==> flow/design.v <==
`timescale 1ns / 1ps
module ALU_microprocessor (
  input      [ 5:0]   alu_ctrl  ,
  input      [31:0]   in_1      ,
  input      [31:0]   in_2      ,
  input               alu_clk   ,
  output reg [31:0]   alu_rslt  ,
  output     [ 4:0]   alu_checks             
);
reg             N;                           
reg             Z;                           
reg             C;                           
reg             V;                           
reg             P;                           
always @(posedge alu_clk) begin
  case(alu_ctrl)
    5'd0 :  begin   
      {C,alu_rslt} = in_1 + in_2;            
      Z            = (alu_rslt==32'b0);
      N            = alu_rslt[31];
      V            = in_1[31]&&(in_2[31])&&(!alu_rslt[31]) || (!in_1[31])&&(!in_2[31])&&alu_rslt[31];
      P            = ^alu_rslt;
    end
    5'd1 :  begin   
      {C,alu_rslt} = in_1 + (-in_2);         
      C            = !C;
      Z            = (alu_rslt==32'b0);
      N            = alu_rslt[31];
      V            = in_1[31]&&(!in_2[31])&&(!alu_rslt[31]) || (!in_1[31])&&(in_2[31])&&alu_rslt[31];
      P            = ^alu_rslt;
    end
    5'd2 :  begin
      alu_rslt = in_1;                       
      Z        = (alu_rslt==32'b0);
      N        = alu_rslt[31];
      V        = 0;    
      C        = 0;
      P        = ^alu_rslt;
    end
     5'd3 :  begin
      alu_rslt = in_2;                       
      Z        = (alu_rslt==32'b0);
      N        = alu_rslt[31];
      V        = 0;    
      C        = 0;
      P        = ^alu_rslt;
    end
     5'd4 :  begin
      {C,alu_rslt} = in_1 + 1;               
      Z        = (alu_rslt==32'b0);
      N        = alu_rslt[31];
      V        = 0;
      P        = ^alu_rslt;    
    end
    5'd5 :  begin
      {C,alu_rslt} = in_2 + 1;               
      Z        = (alu_rslt==32'b0);
      N        = alu_rslt[31];
      V        = 0;   
      P        = ^alu_rslt; 
    end
    5'd6 :  begin
      alu_rslt = in_1 - 1;                   
      Z        = (alu_rslt==32'b0);
      N        = alu_rslt[31];
      V        = 0;    
      C        = alu_rslt[31];
      P        = ^alu_rslt;
    end
    5'd7 :  begin
      alu_rslt = in_2 - 1;                   
      Z        = (alu_rslt==32'b0);
      N        = alu_rslt[31];
      V        = 0;    
      C        = alu_rslt[31];
      P        = ^alu_rslt;
    end
    5'd8 :  begin   
      alu_rslt = in_1 & in_2;                
      Z        = (alu_rslt==32'b0);
      N        = alu_rslt[31];
      C        = 0;                          
      V        = 0;                          
      P        = ^alu_rslt;
    end
    5'd9 :  begin  
      alu_rslt = in_1 | in_2;                
      Z        = (alu_rslt==32'b0);
      N        = alu_rslt[31];
      V        = 0;                          
      C        = 0;                          
      P        = ^alu_rslt;
    end
    5'd10:  begin  
      alu_rslt = ~(in_1 & in_2);             
      Z        = (alu_rslt==32'b0);
      N        = alu_rslt[31];
      V        = 0;                          
      C        = 0;                          
      P        = ^alu_rslt;
    end
    5'd11:  begin  
      alu_rslt = ~(in_1 | in_2);             
      Z        = (alu_rslt==32'b0);
      N        = alu_rslt[31];
      V        = 0;                          
      C        = 0;                          
      P        = ^alu_rslt;
    end
    5'd12:  begin  
      alu_rslt = ~(in_1 ^ in_2);             
      Z        = (alu_rslt==32'b0);
      N        = alu_rslt[31];
      V        = 0;                          
      C        = 0;                          
      P        = ^alu_rslt;
    end
    5'd13:  begin  
      alu_rslt = in_1 ^ in_2;                
      Z        = (alu_rslt==32'b0);
      N        = alu_rslt[31];
      V        = 0;                          
      C        = 0;                          
      P        = ^alu_rslt;
    end
    5'd14:  begin  
      alu_rslt = ~in_1;                      
      Z        = (alu_rslt==32'b0);
      N        = alu_rslt[31];
      V        = 0;                          
      C        = 0;                          
      P        = ^alu_rslt;
    end
    5'd15:  begin  
      alu_rslt = ~in_2;                      
      Z        = (alu_rslt==32'b0);
      N        = alu_rslt[31];
      V        = 0;                          
      C        = 0;                          
      P        = ^alu_rslt;
    end
    5'd16:  begin
      alu_rslt = in_1 << 1;                  
      Z        = (alu_rslt==32'b0);
      N        = alu_rslt[31];
      V        = 0;                          
      C        = alu_rslt[31];
      P        = ^alu_rslt;
    end
    5'd17:  begin
      alu_rslt = in_2 << 1;                  
      Z        = (alu_rslt==32'b0);
      N        = alu_rslt[31];
      V        = 0;                          
      C        = alu_rslt[31];
      P        = ^alu_rslt;
    end
    5'd18:  begin
      alu_rslt = in_1 >> 1;                  
      Z        = (alu_rslt==32'b0);
      N        = alu_rslt[31];
      V        = 0;                          
      C        = alu_rslt[0];
      P        = ^alu_rslt;
    end
    5'd19:  begin
      alu_rslt = in_1 >> 1;                  
      Z        = (alu_rslt==32'b0);
      N        = alu_rslt[31];
      V        = 0;                          
      C        = alu_rslt[0];
      P        = ^alu_rslt;
    end
    5'd20:  begin
      alu_rslt = {in_1[30:0], in_1[31]};     
      Z        = (alu_rslt==32'b0);
      N        = 0;                          
      V        = 0;                          
      C        = 0;                          
      P        = ^alu_rslt;
    end
    5'd21:  begin
      alu_rslt = {in_2[30:0], in_2[31]};     
      Z        = (alu_rslt==32'b0);
      N        = 0;                          
      V        = 0;                          
      C        = 0;                          
      P        = ^alu_rslt;
    end
    5'd22:  begin
      alu_rslt = {in_1[0], in_1[31:1]};      
      Z        = (alu_rslt==32'b0);
      N        = 0;                          
      V        = 0;                          
      C        = 0;                          
      P        = ^alu_rslt;
    end
    5'd23:  begin
      alu_rslt = {in_2[0], in_2[31:1]};      
      Z        = (alu_rslt==32'b0);
      N        = 0;                          
      V        = 0;                          
      C        = 0;                          
      P        = ^alu_rslt;
    end
    default:  begin                          
      alu_rslt = 0; 
      {P,N,Z,C,V}= 5'b00100;                    
    end
  endcase  
end  
assign alu_checks = {P,V,Z,C,N};               
endmodule  
Tool chain data of ALU_microprocessor
What the tools print for ALU_microprocessor, step after step.
Line numbers count from 1 in the design file above.
Library cell names are shortened.
{"block": "inputs", "top": "ALU_microprocessor", "clock_port": "alu_clk", "library": "sky130hd", "lib_corner": "tt_025C_1v80"}

Word-level counts
Counts by Yosys on the flattened word-level netlist (proc, flatten, opt, wreduce; memories kept). Register bits leave out memories and registers merged into their read ports (data or address); mux counts leave out enables and synchronous resets folded into registers. Print and check cells are left out.
{"block": "op_classes", "n_addsub": 7, "equal": 23, "muxes": 6, "logic": 8, "n_reduce_logical": 61}
{"block": "op_table", "operator": "zero test 32 bit", "count": 23}
{"block": "op_table", "operator": "case mux 32 bit (select 23 bit)", "count": 1}
{"block": "op_table", "operator": "parity 32 bit", "count": 19}
{"block": "op_table", "operator": "NOT 32 bit", "count": 5}
{"block": "op_table", "operator": "adder 32 x 1 -> 33 bit with constant B", "count": 2}
{"block": "op_table", "operator": "subtractor 32 x 1 -> 32 bit with constant B", "count": 2}
{"block": "op_table", "operator": "equality test 6 x 4 -> 1 bit with constant B", "count": 8}
{"block": "op_table", "operator": "equality test 6 x 5 -> 1 bit with constant B", "count": 8}
{"block": "op_table", "operator": "adder 32 x 32 -> 33 bit", "count": 1}
{"block": "op_table", "operator": "adder 32 x 33 -> 33 bit", "count": 1}
{"block": "op_table", "operator": "negator 32 -> 33 bit", "count": 1}
{"block": "op_table", "operator": "AND 32 bit", "count": 1}
{"block": "op_table", "operator": "OR 32 bit", "count": 1}
{"block": "op_table", "operator": "XOR 32 bit", "count": 1}
{"block": "op_table", "operator": "equality test 6 x 3 -> 1 bit with constant B", "count": 4}
{"block": "op_table", "operator": "case mux 1 bit (select 23 bit)", "count": 1}
{"block": "op_table", "operator": "case mux 1 bit (select 19 bit)", "count": 1}
{"block": "op_table", "operator": "case mux 1 bit (select 18 bit)", "count": 1}
{"block": "op_table", "operator": "equality test 6 x 2 -> 1 bit with constant B", "count": 2}
{"block": "op_table", "operator": "case mux 1 bit (select 9 bit)", "count": 1}
{"block": "op_table", "operator": "logical AND 1 bit", "count": 8}
{"block": "op_table", "operator": "OR reduction 3 bit", "count": 2}
{"block": "op_table", "operator": "equality test 6 x 1 -> 1 bit with constant B", "count": 1}
{"block": "op_table", "operator": "zero test 6 bit", "count": 1}
{"block": "op_table", "operator": "zero test 1 bit", "count": 5}
{"block": "op_table", "operator": "logical OR 1 bit", "count": 2}
{"block": "op_table", "operator": "OR reduction 2 bit", "count": 1}
{"block": "op_table", "operator": "case mux 1 bit (select 2 bit)", "count": 1}
{"block": "word_totals", "register_bits": 37, "input_bits": 71, "out_inout_bits": 37, "elab_cells": 111}

Depth
Longest topological path by Yosys (ltp), each cell counted once; first at word level (registers and memories cut), then after technology mapping (sequential cells cut; the memories' decode and read muxes count).
{"block": "depth", "depth_word": 6, "ABC_AREA": 1, "ltp_mapped": 28, "depth_no_buf": 27}

After synthesis
Source: synth_stat.txt of the flow (Yosys; design flattened, memories mapped). It holds for the ABC_AREA given above (unset counts as 0); a run with the other value may have another netlist.
The area totals of this step are shown rounded.
{"block": "synth_totals", "mapped_cells": 3726, "mapped_area_um2": 22000, "sequential_area_um2": 740, "ff_cells": 37, "n_buf": 73}
{"block": "types", "cell": "ha_1", "count": 437, "area_total_um2": 5.47E+03}
{"block": "types", "cell": "nand2_1", "count": 1154, "area_total_um2": 4.33E+03}
{"block": "types", "cell": "inv_1", "count": 440, "area_total_um2": 1.65E+03}
{"block": "types", "cell": "xor2_1", "count": 164, "area_total_um2": 1.44E+03}
{"block": "types", "cell": "nand3_1", "count": 257, "area_total_um2": 1.29E+03}
{"block": "types", "cell": "nor2_1", "count": 314, "area_total_um2": 1178.63}
{"block": "types", "cell": "xnor2_1", "count": 117, "area_total_um2": 1.02E+03}
{"block": "types", "cell": "nand4_1", "count": 126, "area_total_um2": 788.256}
{"block": "types", "cell": "dfxtp_1", "count": 37, "area_total_um2": 740.71}
{"block": "types", "cell": "o22ai_1", "count": 102, "area_total_um2": 638.112}
{"block": "types", "cell": "o21ai_0", "count": 99, "area_total_um2": 495.475}
{"block": "types", "cell": "a21oi_1", "count": 98, "area_total_um2": 490.47}
{"block": "types", "cell": "nor3_1", "count": 55, "area_total_um2": 275.264}
{"block": "types", "cell": "buf_2", "count": 47, "area_total_um2": 235.226}
{"block": "types", "cell": "nor4_1", "count": 29, "area_total_um2": 181.424}
{"block": "types", "cell": "o2111ai_1", "count": 16, "area_total_um2": 140.134}
{"block": "types", "cell": "a221oi_1", "count": 15, "area_total_um2": 131.376}
{"block": "types", "cell": "nor2_4", "count": 11, "area_total_um2": 123.869}
Other cell types: 41; their cells: 208.

Path before layout
Path of least setup slack by OpenSTA after synthesis, without wires, with an ideal clock, recovery checks aside; 20% of the period is set as input and as output delay. Where synthesis merged equal registers, the netlist keeps one of their names.
{"block": "synth_timing", "path_kind": "input -> register", "start": "input in_2[22]", "end": "register P", "tclk_ps": 7000, "input_delay_ps": 1400, "setup_time_ps": 113, "t_first_pin_ps": 1400, "t_arrival_ps": 4333, "required_time_ps": 6887, "path_slack_ps": 2554, "path_delay_ps": 3046, "stages": 27, "path_buffers": 2, "period_less_setup_slack_ps": 4446}
"path_delay_ps" = arrival - input delay + setup time.
"stages" counts driving pins, that of a launching flip-flop among them; a cell with two outputs on the path counts twice.
"period_less_setup_slack_ps" is the clock period less the worst setup slack; recovery checks do not enter. This is arithmetic on one report: input and output delays are still those of the set period (20% each).
Between the ends stands the longest chain of elaborated cells between them, by number of cells; it is not shown to be the way that was timed. Of several equally long chains one is given.
A line is the first line of the expression or statement that the cell stems from. Yosys adds cells for indexed reads and writes and turns some case tables into memories.
A register here has more assigning lines than the two given.
{"block": "synth_via", "path_cell_list": "clkbuf_1 > inv_1 > ha_1 > buf_2 > a21oi_1 > inv_1 > nor2_1 > inv_1 > a21oi_1 > inv_1 > a21oi_1 > nand2_1 > nand2_1 > nand2_2 > ha_1 > xnor2_1 > nand2_1 > nand2_1 > nand2_1 > nand2_1 > nand3_1 > nand3_1 > nand3_1 > nor2_1 > nand2_1 > nor2_1 > nand2_1", "elab_chain_len": 4, "cells_between": 26, "cone_classes": "add/sub: 5; mux: 1; logic: 7; reduce/logical: 13"}
{"block": "synth_rtl", "item": "start: declaration", "line_no": 5, "source": "input      [31:0]   in_2      ,"}
{"block": "synth_rtl", "item": "negator 32 -> 33 bit", "line_no": 25, "source": "{C,alu_rslt} = in_1 + (-in_2);"}
{"block": "synth_rtl", "item": "adder 32 x 33 -> 33 bit", "line_no": 25}
{"block": "synth_rtl", "item": "parity 32 bit", "line_no": 30, "source": "P            = ^alu_rslt;"}
{"block": "synth_rtl", "item": "case mux 1 bit (select 19 bit)", "line_no": 16, "source": "case(alu_ctrl)"}
{"block": "synth_rtl", "item": "end: assignment", "line_no": 22, "source": "P            = ^alu_rslt;"}
{"block": "synth_rtl", "item": "end: assignment", "line_no": 30}
{"block": "synth_rtl", "item": "end: declaration", "line_no": 14, "source": "reg             P;"}

Path in the finished layout
Path of least setup slack in the final report of flow run 3 (OpenROAD, finished layout, wires in). Where an end is a register, its clock arrival counts in the times.
The report prints the path's times to 10 ps; the period is as set.
{"block": "layout_timing", "path_kind": "input -> register", "start": "input in_1[9]", "end": "register P", "tclk_ps": 7000, "input_delay_ps": 1400, "setup_time_ps": 110, "t_first_pin_ps": 1400, "t_arrival_ps": 6660, "required_time_ps": 7230, "path_slack_ps": 570, "stages": 23, "path_buffers": 1}
Between the ends stands the longest chain of elaborated cells between them, by number of cells; it is not shown to be the way that was timed. Of several equally long chains one is given.
A register here has more assigning lines than the two given.
{"block": "layout_via", "path_cell_list": "clkdlybuf4s50_1 > inv_1 > ha_1 > nand2_1 > nor4_1 > nand2_1 > nand2_1 > nand3_2 > nand3_1 > nand2_2 > ha_1 > xnor2_1 > nand2_1 > nand2_1 > nand2_1 > nand2_1 > nand3_1 > nand3_1 > nand3_1 > nor2_1 > nand2_1 > nor2_1 > nand2_1", "elab_chain_len": 4, "cells_between": 26, "cone_classes": "add/sub: 4; mux: 1; logic: 7; reduce/logical: 14"}
{"block": "layout_rtl", "item": "start: declaration", "line_no": 4, "source": "input      [31:0]   in_1      ,"}
{"block": "layout_rtl", "item": "XOR 32 bit", "line_no": 111, "source": "alu_rslt = ~(in_1 ^ in_2);"}
{"block": "layout_rtl", "item": "NOT 32 bit", "line_no": 111}
{"block": "layout_rtl", "item": "parity 32 bit", "line_no": 116, "source": "P        = ^alu_rslt;"}
{"block": "layout_rtl", "item": "case mux 1 bit (select 19 bit)", "line_no": 16, "source": "case(alu_ctrl)"}
{"block": "layout_rtl", "item": "end: assignment", "line_no": 22, "source": "P            = ^alu_rslt;"}
{"block": "layout_rtl", "item": "end: assignment", "line_no": 30, "source": "P            = ^alu_rslt;"}
{"block": "layout_rtl", "item": "end: declaration", "line_no": 14, "source": "reg             P;"}

Add stored flow runs of ALU_microprocessor

Top module ALU_microprocessor; platform sky130hd; tools Yosys and OpenROAD; 4 stored runs in no particular order. Input and output delays are each 20% of the period that was set; the output load is 0.01 pF.
"period_reached_ps" means the clock period less the worst setup slack. The figure is calculated, with input and output delays left at 20% of the set period.
"worst_setup_path_time_ps" means the part of the period allowed to the worst setup path (the constraints hold back 20% at inputs and 20% at outputs) less its slack; where the path has registers, the arrival times of their clocks count too.
By "power_uw" is meant OpenSTA's value without simulated activity: inputs other than the clock are taken to toggle once in ten clock periods, and the tool carries that through the logic.
"worst_setup_path_time_ps" is given in steps of 10 ps.
The results are shown rounded.

{"run": "flow run 1", "settings": { "CAP_MARGIN": 15, "CELL_PAD_IN_SITES_DETAIL_PLACEMENT": 1, "CELL_PAD_IN_SITES_GLOBAL_PLACEMENT": 3, "CORE_UTILIZATION": 54, "CTS_CLUSTER_DIAMETER": 55, "CTS_CLUSTER_SIZE": 59, "GPL_ROUTABILITY_DRIVEN": 0, "GPL_TIMING_DRIVEN": 0, "HOLD_SLACK_MARGIN": -0.08, "MAX_ROUTING_LAYER": "met5", "PLACE_DENSITY_LB_ADDON": 0.05, "SETUP_SLACK_MARGIN": -0.4, "SLEW_MARGIN": 35, "period_ns": 7.0, "CORE_MARGIN": 2 }, "outcome": "unfinished; error FLW-0024 in placement"}
{"run": "flow run 2", "settings": { "ABC_AREA": 1, "CAP_MARGIN": 35, "CELL_PAD_IN_SITES_DETAIL_PLACEMENT": 0, "CELL_PAD_IN_SITES_GLOBAL_PLACEMENT": 3, "CORE_MARGIN": 3, "CORE_UTILIZATION": 26, "CTS_CLUSTER_SIZE": 93, "GPL_ROUTABILITY_DRIVEN": 0, "GPL_TIMING_DRIVEN": 1, "HOLD_SLACK_MARGIN": 0.22, "MAX_ROUTING_LAYER": "met4", "MIN_ROUTING_LAYER": "met2", "TNS_END_PERCENT": 80, "period_ns": 12.1, "SLEW_MARGIN": 20 }, "outcome": "unfinished; error GRT-0116 in routing"}
{"run": "flow run 3", "settings": { "ABC_AREA": 1, "CELL_PAD_IN_SITES_DETAIL_PLACEMENT": 1, "CORE_MARGIN": 3, "GPL_ROUTABILITY_DRIVEN": 0, "HOLD_SLACK_MARGIN": 0.22, "MAX_ROUTING_LAYER": "met4", "TNS_END_PERCENT": 80, "period_ns": 7.0, "CAP_MARGIN": 20, "CORE_UTILIZATION": 40, "SLEW_MARGIN": 20 }, "results": { "worst_setup_path_time_ps": 5030, "critical_path_type": "input -> register", "holdWs_ps": 2100, "timing.setup.tns_ps": 0, "power_uw": 3200, "dieArea_um2": 58000, "synth_area_um2": 22000, "worst_setup_slack_ps": 570, "post_route_util_frac": 0.45, "final_cell_area_um2": 24000, "period_reached_ps": 6434 }}
{"run": "flow run 4", "settings": { "CAP_MARGIN": 20, "CELL_PAD_IN_SITES_GLOBAL_PLACEMENT": 3, "CORE_MARGIN": 7, "CORE_UTILIZATION": 63, "CTS_CLUSTER_SIZE": 69, "GPL_ROUTABILITY_DRIVEN": 0, "GPL_TIMING_DRIVEN": 0, "MAX_ROUTING_LAYER": "met5", "MIN_ROUTING_LAYER": "met1", "PLACE_DENSITY": 0.41, "SLEW_MARGIN": 40, "TNS_END_PERCENT": 25, "period_ns": 11.6 }, "outcome": "unfinished; error GPL-0301 in placement"}
